==> flow/design.v <==
module bellmanford (reset, clock, GMAR1, GMDR1, GMAR2, GMDR2, IMAR, IMDR, WMAR1, WMAR2, WMDR1, WMDR2, WMWDR, WMWAR, WMWE, OMAR, OMDR, OMWAR, OMWDR, OMWE, NegCycle, Finish);
input clock,reset;
output reg [12:0] GMAR1;
input wire [127:0] GMDR1;
output reg [12:0] GMAR2;
input wire [127:0] GMDR2;
output reg [12:0] IMAR;
input wire [7:0] IMDR;
output reg [12:0] WMAR1;
input wire [127:0] WMDR1;
output reg [12:0] WMAR2;
input wire [127:0] WMDR2;
output reg [12:0] WMWAR;
output reg [127:0] WMWDR;
output reg WMWE;
output wire [12:0] OMAR;
output wire [15:0] OMDR;
assign OMAR = 13'b0;
assign OMDR = 16'b0;
output reg [12:0] OMWAR;
output reg [15:0] OMWDR;
output reg OMWE;
output reg NegCycle;
output reg Finish;
parameter [4:0]  
Init    = 4'b0000,
Init1   = 4'b0001,
Init2   = 4'b0010,
Init3   = 4'b0011,
Upd_S   = 4'b0100,
Upd_D   = 4'b0101, 
BFA1    = 4'b0110,
BFA_Stall1 = 4'b0111,
BFA2    = 4'b1000,
BFA_Stall2    = 4'b1001,
BFA3    = 4'b1010,
BFA_Stall3 = 4'b1011,
BFA4    = 4'b1100,
BFA5    = 4'b1101,
BFA_Stall4 = 4'b1110,
BFA6    = 4'b1111,
OP1     = 5'b10000,
OP_Stall1 = 5'b10001,
OP2     = 5'b10010,
OP3     = 5'b10011,
OP4     = 5'b10100,
OP_Stall2 = 5'b10101,
Refresh1 = 5'b10110,
Refresh2 = 5'b10111,
End1 = 5'b11000,
End2 = 5'b11001,
End3 = 5'b11010;
reg [127:0] GMDR1_reg;
reg [127:0] GMDR2_reg;
reg [7:0] IMDR_reg;
reg [127:0] WMDR1_reg;
reg [127:0] WMDR2_reg;
always@(posedge clock)
begin
    GMDR1_reg <= GMDR1;
    GMDR2_reg <= GMDR2;
    IMDR_reg <= IMDR;
    WMDR1_reg <= WMDR1;
    WMDR2_reg <= WMDR2;
end
reg [7:0] NumNodes;
reg [7:0] NodeCounter;
reg [7:0] Ureg;
reg [7:0] NumLinks;
reg [7:0] LinkCounter;
reg [7:0] Vreg[0:8];
reg signed [7:0] Wreg[0:8];
reg signed [7:0] NewWeight;
reg [7:0] Sub;
reg BFA_flag;
reg signed [7:0] DistU;
reg First_Node;
reg NegativeCycleCheck;
reg FirstLine;
reg MultiLine;
reg [4:0]   current_state, next_state;
always@(posedge clock)
begin
       current_state <= next_state;
end
always@(posedge clock)
begin
	if(reset)
	begin
		WMWE <= 1'b0;
		OMWE <= 1'b0;
		Finish <= 1'b0;
		NegCycle <= 1'b0;
		GMAR1 <= 0;
		GMAR2 <= 0;
		IMAR <= 0;
		WMAR1 <= 0;
		WMAR2 <= 0;
		WMWAR <= 0;
		OMWAR <= 0;
		WMWDR <= 0;
	end
	else
	begin
    		casex(current_state)
    		Init:
    		    begin
                    GMAR1 <= 0;
                    GMAR2 <= 0;
                    IMAR <= 0;
                    WMWAR <= 0;
                    OMWAR <= 13'h1fff;
                    NodeCounter <= 8'h81;
                end
            Init1:
                begin
                end
            Init2:
                begin
                    GMAR1 <= GMAR1 + 1'b1;
                    if (NodeCounter == 8'h81)
                        begin
                            NumNodes <= GMDR1_reg[63:0] - 1'b1;
                            NodeCounter <= GMDR1_reg[7:0] - 2'b10;
    		    		    WMWAR <= WMWAR + 1'b1;
    		    		    WMWE <= 1'b1;
    		    		    WMWDR[127:107] <= 21'b100000000111111110000;
                            WMWDR[106:94] <= GMDR1_reg[12:0];
                        end
    		        else if(NodeCounter != 0)
    		    	    begin
    		    		    WMWAR <= WMWAR + 1'b1;
    		    		    WMWE <= 1'b1;
    		    		    WMWDR[127:107] <= 21'b100000000111111110000;
                            WMWDR[106:94] <= GMDR1_reg[12:0];
    		    		    NodeCounter <= NodeCounter - 8'b00000001;
    		    	    end
			        else
                        begin
                            WMWE <= 1'b0;
                            GMAR1 <= IMDR_reg - 1'b1;
                        end
                end
            Init3:
                begin
                     NodeCounter <= NumNodes;
                     IMAR <= IMAR + 1'b1;
                     OMWE <= 1'b0;
                     WMWE <= 1'b0;
                     GMAR1 <= IMAR + 1'b1;
                end
    		Upd_S:
                begin
				    WMWAR <= IMDR_reg;
                    WMWDR[127] = 1'b0;
                    WMWDR[126:119] = 0;
                    WMWDR[118:111] = IMDR_reg;
                    WMWDR[110:107] <= 4'b0010;
				    WMWE <= 1'b1;
				    WMAR1 <= IMDR_reg;                                       
                    NumLinks <= 0;
                    WMWDR[106:94] <= GMDR1_reg[12:0];
                end
            Upd_D:
                begin
				    WMWAR <= IMDR_reg;
                    WMWDR[127] = 1'b1;
                    WMWDR[126:119] = 8'h00;
                    WMWDR[118:111] = 8'hff;
                    WMWDR[110:107] <= 4'b0001;
				    WMWE <= 1'b1;
			    	WMAR2 <= GMDR2_reg[111:104];
                    WMWDR[106:94] <= GMDR1_reg[12:0];
                end
            BFA1:
                begin
                    IMAR <= IMAR - 1'b1;                                               
                    WMWE <= 1'b0;
                    First_Node <= 0;
                    NegativeCycleCheck <= 0;
                end
            BFA_Stall1:
                begin
                end
            BFA2:
                begin
                    FirstLine <= 1'b1;
                    casex(First_Node)
                        0:
                            begin
                                Ureg <= IMDR_reg;
                                NegativeCycleCheck <= 1'b1;
                                WMAR1 <= IMDR_reg;                                              
                                GMAR1 <= IMDR_reg - 1'b1;                                       
                                IMAR <= IMAR + 1'b1;
                            end
                        1:
                            begin
                                if(GMDR2_reg[127:120] == 0)
                                    begin
                                        NegativeCycleCheck <= 1'b0;
                                        Ureg <= GMDR1_reg[71:64];
                                        WMAR1 <= GMDR1_reg[71:64];                                
                                        NodeCounter <= NodeCounter - 1'b1;
                                        GMAR2 <= GMDR1_reg[71:64] - 1'b1;
                                    end
                                else if(WMDR1_reg[127] == 1'b0)
                                    begin
                                        Ureg <= WMAR1[7:0];
                                        GMAR2 <= WMAR1 - 1'b1;                            
                                    end
                                else if (WMDR1_reg[127] == 1'b1)
                                    begin
                                        if(WMAR1[7:0] == NumNodes)
                                            WMAR1 <= 0;
                                        else
                                            WMAR1 <= WMAR1 + 1'b1;
                                    end
                            end
                    endcase
                end
            BFA_Stall2:
                begin
                end
            BFA3:
                begin
                    GMAR1 <= 0;
                    if(First_Node == 1'b0)
                        GMAR2 <= GMDR1_reg[12:0];
                    else if (First_Node == 1'b1 && WMDR1_reg[127] == 1'b0)
                        GMAR2 <= GMDR2_reg[12:0];
                end
            BFA_Stall3:
                begin
                end
            BFA4:
                begin
                    if(FirstLine == 1'b1)
                        begin
                            DistU <= WMDR1_reg[126:119];
                            NumLinks <= GMDR2_reg[119:112];
                            if(GMDR2_reg[119:112] < 7)
                                begin
                                    MultiLine <= 1'b0;
                                    LinkCounter <= GMDR2_reg[119:112];
                                end
                            else
                                begin
                                    LinkCounter <= 7;
                                    MultiLine <= 1'b1;
                                end
				            Vreg[1] <= GMDR2_reg[111:104];
				            Wreg[1] <= GMDR2_reg[103:96];
				            Vreg[2] <= GMDR2_reg[95:88];
				            Wreg[2] <= GMDR2_reg[87:80];
				            Vreg[3] <= GMDR2_reg[79:72];
				            Wreg[3] <= GMDR2_reg[71:64]; 
				            Vreg[4] <= GMDR2_reg[63:56];
				            Wreg[4] <= GMDR2_reg[55:48]; 
				            Vreg[5] <= GMDR2_reg[47:40];
				            Wreg[5] <= GMDR2_reg[39:32]; 
				            Vreg[6] <= GMDR2_reg[31:24];
				            Wreg[6] <= GMDR2_reg[23:16];
				            Vreg[7] <= GMDR2_reg[15:8];
				            Wreg[7] <= GMDR2_reg[7:0];
                            Vreg[8] <= 0;
                            Wreg[8] <= 0;
                        end
                    else
                        begin
                            if(NumLinks > 8)
                                begin
                                    MultiLine <= 1'b1;
                                    LinkCounter <= 8;
                                end
                            else
                                begin
                                    MultiLine <= 1'b0;
                                    LinkCounter <= NumLinks;
                                end
                            Vreg[1] <= GMDR2_reg[127:120];
                            Wreg[1] <= GMDR2_reg[119:112];
				            Vreg[2] <= GMDR2_reg[111:104];
				            Wreg[2] <= GMDR2_reg[103:96];
				            Vreg[3] <= GMDR2_reg[95:88];
				            Wreg[3] <= GMDR2_reg[87:80];
				            Vreg[4] <= GMDR2_reg[79:72];
				            Wreg[4] <= GMDR2_reg[71:64]; 
				            Vreg[5] <= GMDR2_reg[63:56];
				            Wreg[5] <= GMDR2_reg[55:48]; 
				            Vreg[6] <= GMDR2_reg[47:40];
				            Wreg[6] <= GMDR2_reg[39:32]; 
				            Vreg[7] <= GMDR2_reg[31:24];
				            Wreg[7] <= GMDR2_reg[23:16];
				            Vreg[8] <= GMDR2_reg[15:8];
				            Wreg[8] <= GMDR2_reg[7:0];
                        end
                    Sub <= 0;
                end
            BFA5:
                begin
                    WMWE <= 1'b0;
                    if(WMDR1_reg[127] == 1'b1)
                    begin
                        NumLinks <= 0;
                        LinkCounter <= 0;
                    end
                    if (NumLinks == 0)
                    begin
                       First_Node <= 1'b1;
                    end
                    if(LinkCounter == 0 )
                    begin
                       FirstLine <= 1'b0;
                       GMAR2 <= GMAR2 + 1'b1;
                    end
                    if(NumLinks == 0 && LinkCounter == 0)
                        WMAR1 <= WMAR1 + 1'b1;
                    case(Sub)
                        0: 
                            begin
                                WMAR2 <= Vreg[1];
                                NewWeight <= DistU + Wreg[1];
                            end
                        1: 
                            begin
                                WMAR2 <= Vreg[2];  
                                NewWeight <= DistU + Wreg[2];
                            end
                        2:  
                            begin
                                WMAR2 <= Vreg[3];  
                                NewWeight <= DistU + Wreg[3];
                            end
                        3:  
                            begin
                                WMAR2 <= Vreg[4];  
                                NewWeight <= DistU + Wreg[4];
                            end
                        4:  
                            begin
                                WMAR2 <= Vreg[5];  
                                NewWeight <= DistU + Wreg[5];
                            end
                        5:  
                            begin
                                WMAR2 <= Vreg[6];  
                                NewWeight <= DistU + Wreg[6];
                            end
                        6:  
                            begin
                                WMAR2 <= Vreg[7];  
                                NewWeight <= DistU + Wreg[7];
                            end
                        7:  
                            begin
                                WMAR2 <= Vreg[8];  
                                NewWeight <= DistU + Wreg[8];
                            end
                    endcase
                end
            BFA_Stall4:
                begin
                end
            BFA6:
                begin
                   if($signed(WMDR2_reg[126:119]) > NewWeight || WMDR2_reg[127] == 1)
                    begin
                        NegativeCycleCheck <= 1'b1;
                        casex(Sub)
                            0:  begin
                                    WMWAR <= Vreg[1]; 
                                end
                            1:  begin
                                    WMWAR <= Vreg[2]; 
                                end
                            2:  begin 
                                    WMWAR <= Vreg[3]; 
                                end
                            3:  begin 
                                    WMWAR <= Vreg[4]; 
                                end
                            4:  begin 
                                    WMWAR <= Vreg[5]; 
                                end
                            5:  begin 
                                    WMWAR <= Vreg[6]; 
                                end
                            6:  begin 
                                    WMWAR <= Vreg[7]; 
                                end
                            7:  begin 
                                    WMWAR <= Vreg[8]; 
                                end
                        endcase
                        WMWDR[127] = 1'b0;
                        WMWDR[126:119] <= NewWeight;
                        WMWDR[118:111] <= Ureg;
                        WMWDR[110:107] <= WMDR2_reg[110:107];
                        WMWDR[106:94] <= WMDR2_reg[106:94];
                        WMWE <= 1'b1;
                   end
                   LinkCounter <= LinkCounter - 1'b1;
                   NumLinks <= NumLinks - 1'b1;
                   Sub <= Sub + 1'b1;
                end
            OP1:
                begin
                    WMAR2 <= IMDR_reg;
                end
            OP_Stall1:
                begin
                end
            OP2:
                begin
                    OMWAR <= OMWAR + 1'b1;
                    OMWDR <= WMDR2_reg[126:119];
                    OMWE <= 1'b1;
                    WMAR2 <= WMDR2_reg[118:111];
                end
            OP3:
                begin
                    OMWAR <= OMWAR + 1'b1;
                    OMWDR <= IMDR_reg;
                    OMWE <= 1'b1;
                    IMAR <= IMAR + 1'b1;
                end
            OP4:
                begin
                    OMWDR <= WMAR2;
                    OMWE <= 1'b1;
                    OMWAR <= OMWAR + 1'b1;
                    WMAR2 <= WMDR2_reg[118:111];
                    WMAR1 <= NumNodes;
                end
            OP_Stall2:
                begin
                    OMWE <= 1'b0;
                end
            End1:
                begin
                    if(IMDR_reg == 8'hff)
                    begin
                        NodeCounter <= NumNodes;
                        OMWDR <= 16'hFFFF;
                        OMWE <= 1'b1;
                        OMWAR <= OMWAR + 1'b1;
                    end
                    else
                    begin
                        OMWDR <= 8'h0;
                        OMWE <= 1'b1;
                        OMWAR <= OMWAR + 1'b1;
                    end
                end
            Refresh1:
                begin
                    OMWE <= 1'b0;
                    WMWAR <= NumNodes;
                    WMWDR[127:107] <= 21'b100000000111111110000;
                    WMWDR[106:94] <= WMDR1_reg[104:96];
                    WMWE <= 1'b1;
                    IMAR <= IMAR + 1'b1;
                end
            Refresh2:
                begin
                    WMWAR <= WMWAR - 1'b1;
                    WMWDR[127:107] <= 21'b100000000111111110000;
                    WMWE <= 1'b1;
                end
            End2:
                begin
                    OMWE <= 1'b0;
                    WMWE <= 1'b0;
                    Finish <= 1'b1; 
                end
            End3:
                begin
                    NegCycle <= 1'b1; 
                end
        endcase
	end
end
always@(*)
begin
	if(reset)
		next_state = Init;
	else if(current_state == Init)
        next_state = Init1;
    else if(current_state == Init1)
        next_state = Init2;
    else if(current_state == Init2)
	begin
		if (NodeCounter == 0)
			next_state = Init3;
        else
            next_state <= Init1;
	end
	else if(current_state == Init3)
			next_state = Upd_S;
	else if(current_state == Upd_S)
			next_state = Upd_D;
    else if(current_state == Upd_D)
            next_state = BFA1;
	else if(current_state == BFA1)
            next_state = BFA_Stall1;
    else if(current_state == BFA_Stall1)
            next_state = BFA2;
	else if(current_state == BFA2)
    begin
        if (WMDR1_reg[127] == 1'b1)
            next_state = BFA_Stall1;
        else if(First_Node == 1)
        begin
            if ((NegativeCycleCheck == 1'b0) && GMDR2_reg[127:120] == 8'h00 )
                next_state = OP1;
            else if((NodeCounter == 8'h01) && (NegativeCycleCheck == 1'b0) && GMDR2_reg[127:120] == 8'h00)
                next_state = OP1;
            else if((NodeCounter == 8'h01) && (NegativeCycleCheck == 1'b1))
                next_state = End3;
            else
                next_state = BFA_Stall2;
            end
        else if (WMDR1_reg[127] == 1'b0 && First_Node == 1'b0)
            next_state = BFA_Stall2;
        else if (WMDR1_reg[127] == 1'b1)
            next_state = BFA_Stall1;
        else
            next_state = BFA_Stall2;
    end
	else if(current_state == BFA_Stall2)
            next_state = BFA3;
	else if(current_state == BFA3)
    begin
        if(WMDR1_reg[127] == 1'b1)
            next_state = BFA2;
        else
            next_state = BFA_Stall3;
    end
	else if(current_state == BFA_Stall3)
    begin
        if(WMDR1_reg[127] == 1'b1)
            next_state = BFA5;
        else
            next_state = BFA4;
    end
	else if(current_state == BFA4)
            next_state = BFA5;
	else if(current_state == BFA5)
    begin
        if (WMDR1_reg[127] == 1'b1)
            next_state = BFA_Stall1;
        else if(NumLinks == 0 && LinkCounter == 0)
            next_state = BFA_Stall1;
        else if (NumLinks != 0 && LinkCounter == 0)
            next_state = BFA_Stall3;
        else
            next_state = BFA_Stall4;
    end
	else if(current_state == BFA_Stall4)
            next_state = BFA6;
	else if(current_state == BFA6)
            next_state = BFA5;
    else if(current_state == OP1)
            next_state = OP_Stall1;
    else if(current_state == OP_Stall1)
            next_state = OP2;
    else if(current_state == OP2)
            next_state = OP3;
    else if(current_state == OP3)
            next_state = OP4;
    else if(current_state == OP4)
        begin
            if(WMDR2_reg[108] == 1'b1)
                next_state = End1;
            else
                next_state = OP_Stall2;
        end
    else if(current_state == OP_Stall2)
            next_state = OP4;
    else if(current_state == Refresh1)
        next_state = Refresh2;
    else if(current_state == Refresh2)
        begin
            if(WMWAR == 0)
                next_state = Init3;
            else
                next_state = Refresh2;
        end
    else if(current_state == End1)
        begin
            if(IMDR_reg == 8'hFF)
                next_state = Refresh1;
            else
                next_state = End2;
        end
    else
        next_state = current_state;
end
endmodule
-- Tool chain data of bellmanford
Tool output for the design above before and after an edit, in the order of the flow.
"unedited" refers to lines of the RTL above, "edited" to lines of the edited file.
"difference" is "edited" less "unedited", of the values as shown; "relative change" is that difference over "unedited", in percent.
Operators: Yosys type, input widths -> output width; for muxes data width and select width s.
Not given: n/a
- top module: bellmanford
- clock port: clock
- standard-cell library: sky130hd
- corner: tt_025C_1v80

-- The edit
Unified diff, file above to edited file.
The edited RTL no longer does the same as the RTL above: the edit was made by script, with no optimisation intended.
begin of diff
@@ -321,5 +321,5 @@
                             begin
                                 WMAR2 <= Vreg[1];
-                                NewWeight <= DistU + Wreg[1];
+                                NewWeight <= DistU ^ Wreg[1];
                             end
                         1: 
end of diff

-- After elaboration
Counts by Yosys on the flattened word-level netlist (proc, flatten, opt, wreduce). Print and check cells are left out.
- bit counts (what ; unedited ; edited ; difference ; relative change (%)):
    cells after elaboration ; 349 ; 349 ; 0 ; 0.00
    bits in registers ; 809 ; 809 ; 0 ; 0.00
    output and inout port bits ; 268 ; 268 ; 0 ; 0.00
    bits of input ports ; 522 ; 522 ; 0 ; 0.00
- operators by class (what ; unedited ; edited ; difference ; relative change (%)):
    order comparisons ; 3 ; 3 ; 0 ; 0.00
    equality and inequality tests ; 56 ; 56 ; 0 ; 0.00
    bitwise logic cells ; 4 ; 5 ; +1 ; +25.00
    $add $sub $neg ; 26 ; 25 ; -1 ; -3.85
    muxes and demuxes ; 131 ; 131 ; 0 ; 0.00
    reduce/logical cells ; 78 ; 78 ; 0 ; 0.00
- operator list (kind ; unedited ; edited ; difference ; relative change (%)):
    $add 8x8->8 ; 8 ; 7 ; -1 ; -12.50
    $xor 8x8->8 ; 0 ; 1 ; +1 ; n/a
    $mux 8 ; 32 ; 32 ; 0 ; 0.00
    $mux 5 ; 29 ; 29 ; 0 ; 0.00
    $mux 13 ; 20 ; 20 ; 0 ; 0.00
    $eq 5x5->1 const B ; 11 ; 11 ; 0 ; 0.00
    $mux 1 ; 11 ; 11 ; 0 ; 0.00
    $reduce_and 3->1 ; 11 ; 11 ; 0 ; 0.00
    $ne 2x2->1 const B ; 10 ; 10 ; 0 ; 0.00
    $reduce_bool 4->1 ; 10 ; 10 ; 0 ; 0.00
    $eq 5x4->1 const B ; 8 ; 8 ; 0 ; 0.00
    $logic_and 1x1->1 ; 7 ; 7 ; 0 ; 0.00
    $mux 4 ; 7 ; 7 ; 0 ; 0.00
    $reduce_and 2->1 ; 7 ; 7 ; 0 ; 0.00
    $add 13x1->13 const B ; 6 ; 6 ; 0 ; 0.00
    $pmux 13 s4 ; 6 ; 6 ; 0 ; 0.00
    $logic_not 8->1 ; 5 ; 5 ; 0 ; 0.00
    $ne 3x3->1 const B ; 5 ; 5 ; 0 ; 0.00
    $reduce_bool 2->1 ; 5 ; 5 ; 0 ; 0.00
    $reduce_or 2->1 ; 5 ; 5 ; 0 ; 0.00
    $sub 8x1->8 const B ; 5 ; 5 ; 0 ; 0.00
    $eq 5x3->1 const B ; 4 ; 4 ; 0 ; 0.00
    $eq 8x3->1 const B ; 4 ; 4 ; 0 ; 0.00
    $not 1->1 ; 4 ; 4 ; 0 ; 0.00
    $pmux 1 s2 ; 4 ; 4 ; 0 ; 0.00
    $reduce_or 4->1 ; 4 ; 4 ; 0 ; 0.00
    $mux 2 ; 3 ; 3 ; 0 ; 0.00
    $reduce_and 4->1 ; 3 ; 3 ; 0 ; 0.00
Not every row of either side is listed.

-- Longest topological paths
Longest topological path by Yosys (ltp), each cell counted once; first at word level (registers and memories cut), then after technology mapping (sequential cells cut; the memories' decode and read muxes count).
- logic depth (what ; unedited ; edited ; difference ; relative change (%)):
    word-level depth ; 27 ; 27 ; 0 ; 0.00
    ABC_AREA ; 0 ; 0 ; n/a ; n/a
    depth in mapped cells ; 17 ; 16 ; -1 ; -5.88

-- Synthesis result
Yosys stat after the flow's synthesis: flattened, memories mapped to cells. It holds for the ABC_AREA given above (unset counts as 0); a run with the other value may have another netlist.
- cell types (type ; unedited ; edited ; difference ; relative change (%)):
    sky130_fd_sc_hd__nor2_1 ; 171 ; 202 ; +31 ; +18.13
    sky130_fd_sc_hd__a21oi_1 ; 131 ; 103 ; -28 ; -21.37
    sky130_fd_sc_hd__a311oi_1 ; 22 ; 41 ; +19 ; +86.36
    sky130_fd_sc_hd__o21ai_0 ; 97 ; 82 ; -15 ; -15.46
    sky130_fd_sc_hd__a222oi_1 ; 47 ; 32 ; -15 ; -31.91
    sky130_fd_sc_hd__a31oi_1 ; 26 ; 12 ; -14 ; -53.85
    sky130_fd_sc_hd__clkbuf_1 ; 125 ; 112 ; -13 ; -10.40
    sky130_fd_sc_hd__nor3_1 ; 48 ; 59 ; +11 ; +22.92
    sky130_fd_sc_hd__and3_1 ; 12 ; 23 ; +11 ; +91.67
    sky130_fd_sc_hd__a221o_1 ; 5 ; 15 ; +10 ; +200.00
    sky130_fd_sc_hd__nand2b_1 ; 16 ; 7 ; -9 ; -56.25
    sky130_fd_sc_hd__nand2_1 ; 151 ; 159 ; +8 ; +5.30
    sky130_fd_sc_hd__a221oi_1 ; 26 ; 34 ; +8 ; +30.77
    sky130_fd_sc_hd__o2bb2ai_1 ; 13 ; 5 ; -8 ; -61.54
    sky130_fd_sc_hd__nand3b_1 ; 4 ; 12 ; +8 ; +200.00
    sky130_fd_sc_hd__a211oi_1 ; 32 ; 39 ; +7 ; +21.88
    sky130_fd_sc_hd__o21a_1 ; 14 ; 7 ; -7 ; -50.00
    sky130_fd_sc_hd__o22ai_1 ; 12 ; 6 ; -6 ; -50.00
Not every row of either side is listed.
- synthesis totals (what ; unedited ; edited ; difference ; relative change (%)):
    area of sequential cells (um^2) ; 13332.8 ; 13332.8 ; 0.0 ; 0.00
    mapped cells ; 2357 ; 2370 ; +13 ; +0.55
    cell area after synthesis (um^2) ; 24987.7 ; 25171.6 ; +183.9 ; +0.74
    flip-flop cells ; 564 ; 564 ; 0 ; 0.00
    buffers ; 291 ; 287 ; -4 ; -1.37

-- Path before layout
OpenSTA on the mapped netlist: ideal clock, no wires. The path of least setup slack (recovery checks aside). Input and output delay are each 20% of the period. Register names are those of the netlist, which keeps one name where synthesis merged equal registers.
- timing path post-synthesis (what ; unedited ; edited ; difference ; relative change (%)):
    kind ; in2reg ; in2reg ; n/a ; n/a
    start point ; input port reset ; input port reset ; n/a ; n/a
    end point ; register DistU[0] ; register DistU[0] ; n/a ; n/a
    setup slack (ns) ; -2.806 ; -2.900 ; -0.094 ; n/a
    clock period (ns) ; 5.0 ; 5.0 ; 0.0 ; 0.00
    setup time (ns) ; 0.336 ; 0.336 ; 0.000 ; n/a
    data arrival time (ns) ; 7.470 ; 7.563 ; +0.093 ; +1.24
    path buffers ; 2 ; 1 ; -1 ; -50.00
    driving pins on the path ; 4 ; 3 ; -1 ; -25.00
    data required time (ns) ; 4.664 ; 4.664 ; 0.000 ; 0.00
    input delay (ns) ; 1.000 ; 1.000 ; 0.000 ; 0.00
    path delay (ns) ; 6.806 ; 6.899 ; +0.093 ; +1.37
    synthesis period reached (ns) ; 7.806 ; 7.9 ; +0.094 ; +1.20
"path delay" = arrival - input delay + setup time.
"driving pins on the path": output pins that drive a net of the path, with the launching flip-flop's if there is one; two outputs of one cell count as two.
"synthesis period reached" = period - worst setup slack (recovery checks aside). The figure is calculated, with input and output delays left at 20% of the set period.
The rows between start and end are the longest chain of elaborated cells between them; the timing report does not say that the signal goes this way. Where chains are equally long, one stands for them.
A line is the first line of the expression or statement that the cell stems from. Yosys adds cells for indexed reads and writes and turns some case tables into memories.
Between the ends, post-synthesis, unedited:
- path through: sky130_fd_sc_hd__clkbuf_1 sky130_fd_sc_hd__clkbuf_1 sky130_fd_sc_hd__nor2_1 sky130_fd_sc_hd__and2_1
- noted cells in the longest elaborated chain: 2
- elaborated cells between the ends (all ways): 2
- those cells by class: logic: 1; reduce/logical: 1
- ends and longest elaborated chain, post-synthesis, unedited (what ; line ; RTL):
    start: declaration ; 2 ; input clock,reset;
    $not 1->1 ; n/a ;
    $reduce_and 3->1 ; n/a ;
    end: assignment ; 240 ; DistU <= WMDR1_reg[126:119];
    end: declaration ; 76 ; reg signed [7:0] DistU;
Between the ends, post-synthesis, edited:
- path through: sky130_fd_sc_hd__clkbuf_1 sky130_fd_sc_hd__nor2b_1 sky130_fd_sc_hd__and2_1
- noted cells in the longest elaborated chain: 2
- elaborated cells between the ends (all ways): 2
- those cells by class: logic: 1; reduce/logical: 1
- ends and longest elaborated chain, post-synthesis, edited (what ; line ; RTL):
    start: declaration ; 2 ; input clock,reset;
    $not 1->1 ; n/a ;
    $reduce_and 3->1 ; n/a ;
    end: assignment ; 240 ; DistU <= WMDR1_reg[126:119];
    end: declaration ; 76 ; reg signed [7:0] DistU;

-- Path in the finished layout
From the final timing report of each run of pair 1: the path of least setup slack in the routed layout; clock arrival at registers is part of the times.
- timing path after layout (what ; unedited ; edited ; difference ; relative change (%)):
    kind ; reg2reg ; reg2reg ; n/a ; n/a
    start point ; register Sub[5] ; register Sub[4] ; n/a ; n/a
    end point ; register NewWeight[7] ; register NewWeight[7] ; n/a ; n/a
    data arrival time (ns) ; 4.16 ; 4.33 ; +0.17 ; +4.09
    path buffers ; 0 ; 1 ; +1 ; n/a
    clock period (ns) ; 4.27 ; 4.27 ; 0.00 ; 0.00
    setup slack (ns) ; 0.47 ; 0.33 ; -0.14 ; n/a
    setup time (ns) ; 0.26 ; 0.25 ; -0.01 ; n/a
    data required time (ns) ; 4.63 ; 4.66 ; +0.03 ; +0.65
    driving pins on the path ; 11 ; 14 ; +3 ; +27.27
The rows between start and end are the longest chain of elaborated cells between them; the timing report does not say that the signal goes this way. Where chains are equally long, one stands for them.
At most two assigning lines are given for a register; there are more.
unedited: Ways into the end's enable are left out, as the timed path ends at the data pin.
Between the ends, after layout, unedited:
- path through: sky130_fd_sc_hd__edfxtp_1 sky130_fd_sc_hd__or4_1 sky130_fd_sc_hd__or2_2 sky130_fd_sc_hd__o21ai_0 sky130_fd_sc_hd__ha_1 sky130_fd_sc_hd__a21o_1 sky130_fd_sc_hd__a21oi_1 sky130_fd_sc_hd__nor2b_1 sky130_fd_sc_hd__o21a_1 sky130_fd_sc_hd__o41ai_1 sky130_fd_sc_hd__xnor2_1
- noted cells in the longest elaborated chain: 2
- elaborated cells between the ends (all ways): 9
- those cells by class: eq/ne: 7; mux: 1; reduce/logical: 1
- ends and longest elaborated chain, after layout, unedited (what ; line ; RTL):
    start: declaration ; 74 ; reg [7:0] Sub;
    start: assignment ; 298 ; Sub <= 0;
    start: assignment ; 405 ; Sub <= Sub + 1'b1;
    $eq 8x3->1 ; 319 ; case(Sub)
    $pmux 8 s8 ; 319 ;
    end: assignment ; 323 ; NewWeight <= DistU + Wreg[1];
    end: assignment ; 328 ; NewWeight <= DistU + Wreg[2];
    end: declaration ; 73 ; reg signed [7:0] NewWeight;
edited: Ways into the end's enable are left out, as the timed path ends at the data pin.
Between the ends, after layout, edited:
- path through: sky130_fd_sc_hd__edfxtp_1 sky130_fd_sc_hd__or4_1 sky130_fd_sc_hd__nor2_1 sky130_fd_sc_hd__buf_4 sky130_fd_sc_hd__nand2_1 sky130_fd_sc_hd__o21ai_0 sky130_fd_sc_hd__a221o_1 sky130_fd_sc_hd__ha_1 sky130_fd_sc_hd__a21oi_1 sky130_fd_sc_hd__o211ai_1 sky130_fd_sc_hd__o41ai_1 sky130_fd_sc_hd__o21ai_0 sky130_fd_sc_hd__a31oi_1 sky130_fd_sc_hd__xor2_1
- noted cells in the longest elaborated chain: 2
- elaborated cells between the ends (all ways): 9
- those cells by class: eq/ne: 7; mux: 1; reduce/logical: 1
- ends and longest elaborated chain, after layout, edited (what ; line ; RTL):
    start: declaration ; 74 ; reg [7:0] Sub;
    start: assignment ; 298 ; Sub <= 0;
    start: assignment ; 405 ; Sub <= Sub + 1'b1;
    $eq 8x3->1 ; 319 ; case(Sub)
    $pmux 8 s8 ; 319 ;
    end: assignment ; 323 ; NewWeight <= DistU ^ Wreg[1];
    end: assignment ; 328 ; NewWeight <= DistU + Wreg[2];
    end: declaration ; 73 ; reg signed [7:0] NewWeight;

-- Measured runs
Runs of the flow (Yosys, OpenROAD) on both versions; the two runs of a pair have the same settings. The constraints put input and output delay at 20% of the set period each and load the outputs with 0.01 pF.
Settings, pair 1:
- noted period_ns: 4.27
- noted CAP_MARGIN: 20
- CORE_MARGIN at 2
- CORE_UTILIZATION at 40
- SLEW_MARGIN at 20
- final reports, pair 1 (what ; unedited ; edited ; difference ; relative change (%)):
    standard-cell area of the final layout (um^2) ; 30834.6 ; 31149.9 ; +315.3 ; +1.02
    total power after layout (W) ; 0.011854 ; 0.012207 ; +0.000353 ; +2.98
    synthesis area (um^2) ; 24987.7 ; 25171.6 ; +183.9 ; +0.74
    worst slack on setup checks (ns) ; 0.467 ; 0.331 ; -0.136 ; n/a
    area inside the die boundary (um^2) ; 64485.5 ; 64951.1 ; +465.6 ; +0.72
Settings, pair 2:
- ABC_AREA: 0
- CORE_ASPECT_RATIO at 0.51
- CORE_UTILIZATION at 15
- CTS_CLUSTER_DIAMETER: 389
- CTS_CLUSTER_SIZE at 20
- HOLD_SLACK_MARGIN: -0.02
- MIN_ROUTING_LAYER: met1
- PLACE_DENSITY: 0.5
- SETUP_SLACK_MARGIN: 1.18
- TNS_END_PERCENT: 30
- noted period_ns: 4.13
- noted CAP_MARGIN: 20
- CORE_MARGIN at 2
- SLEW_MARGIN at 20
- final reports, pair 2 (what ; unedited ; edited ; difference ; relative change (%)):
    standard-cell area of the final layout (um^2) ; 31851.8 ; 32770.2 ; +918.4 ; +2.88
    total power after layout (W) ; 0.010487 ; 0.010537 ; +0.000050 ; +0.48
    synthesis area (um^2) ; 24987.7 ; 25171.6 ; +183.9 ; +0.74
    worst slack on setup checks (ns) ; 0.680 ; 0.287 ; -0.393 ; n/a
    area inside the die boundary (um^2) ; 170052.0 ; 171290.0 ; +1238.0 ; +0.73
By "total power after layout" is meant OpenSTA's value without simulated activity: inputs other than the clock are taken to toggle once in ten clock periods, and the tool carries that through the logic.
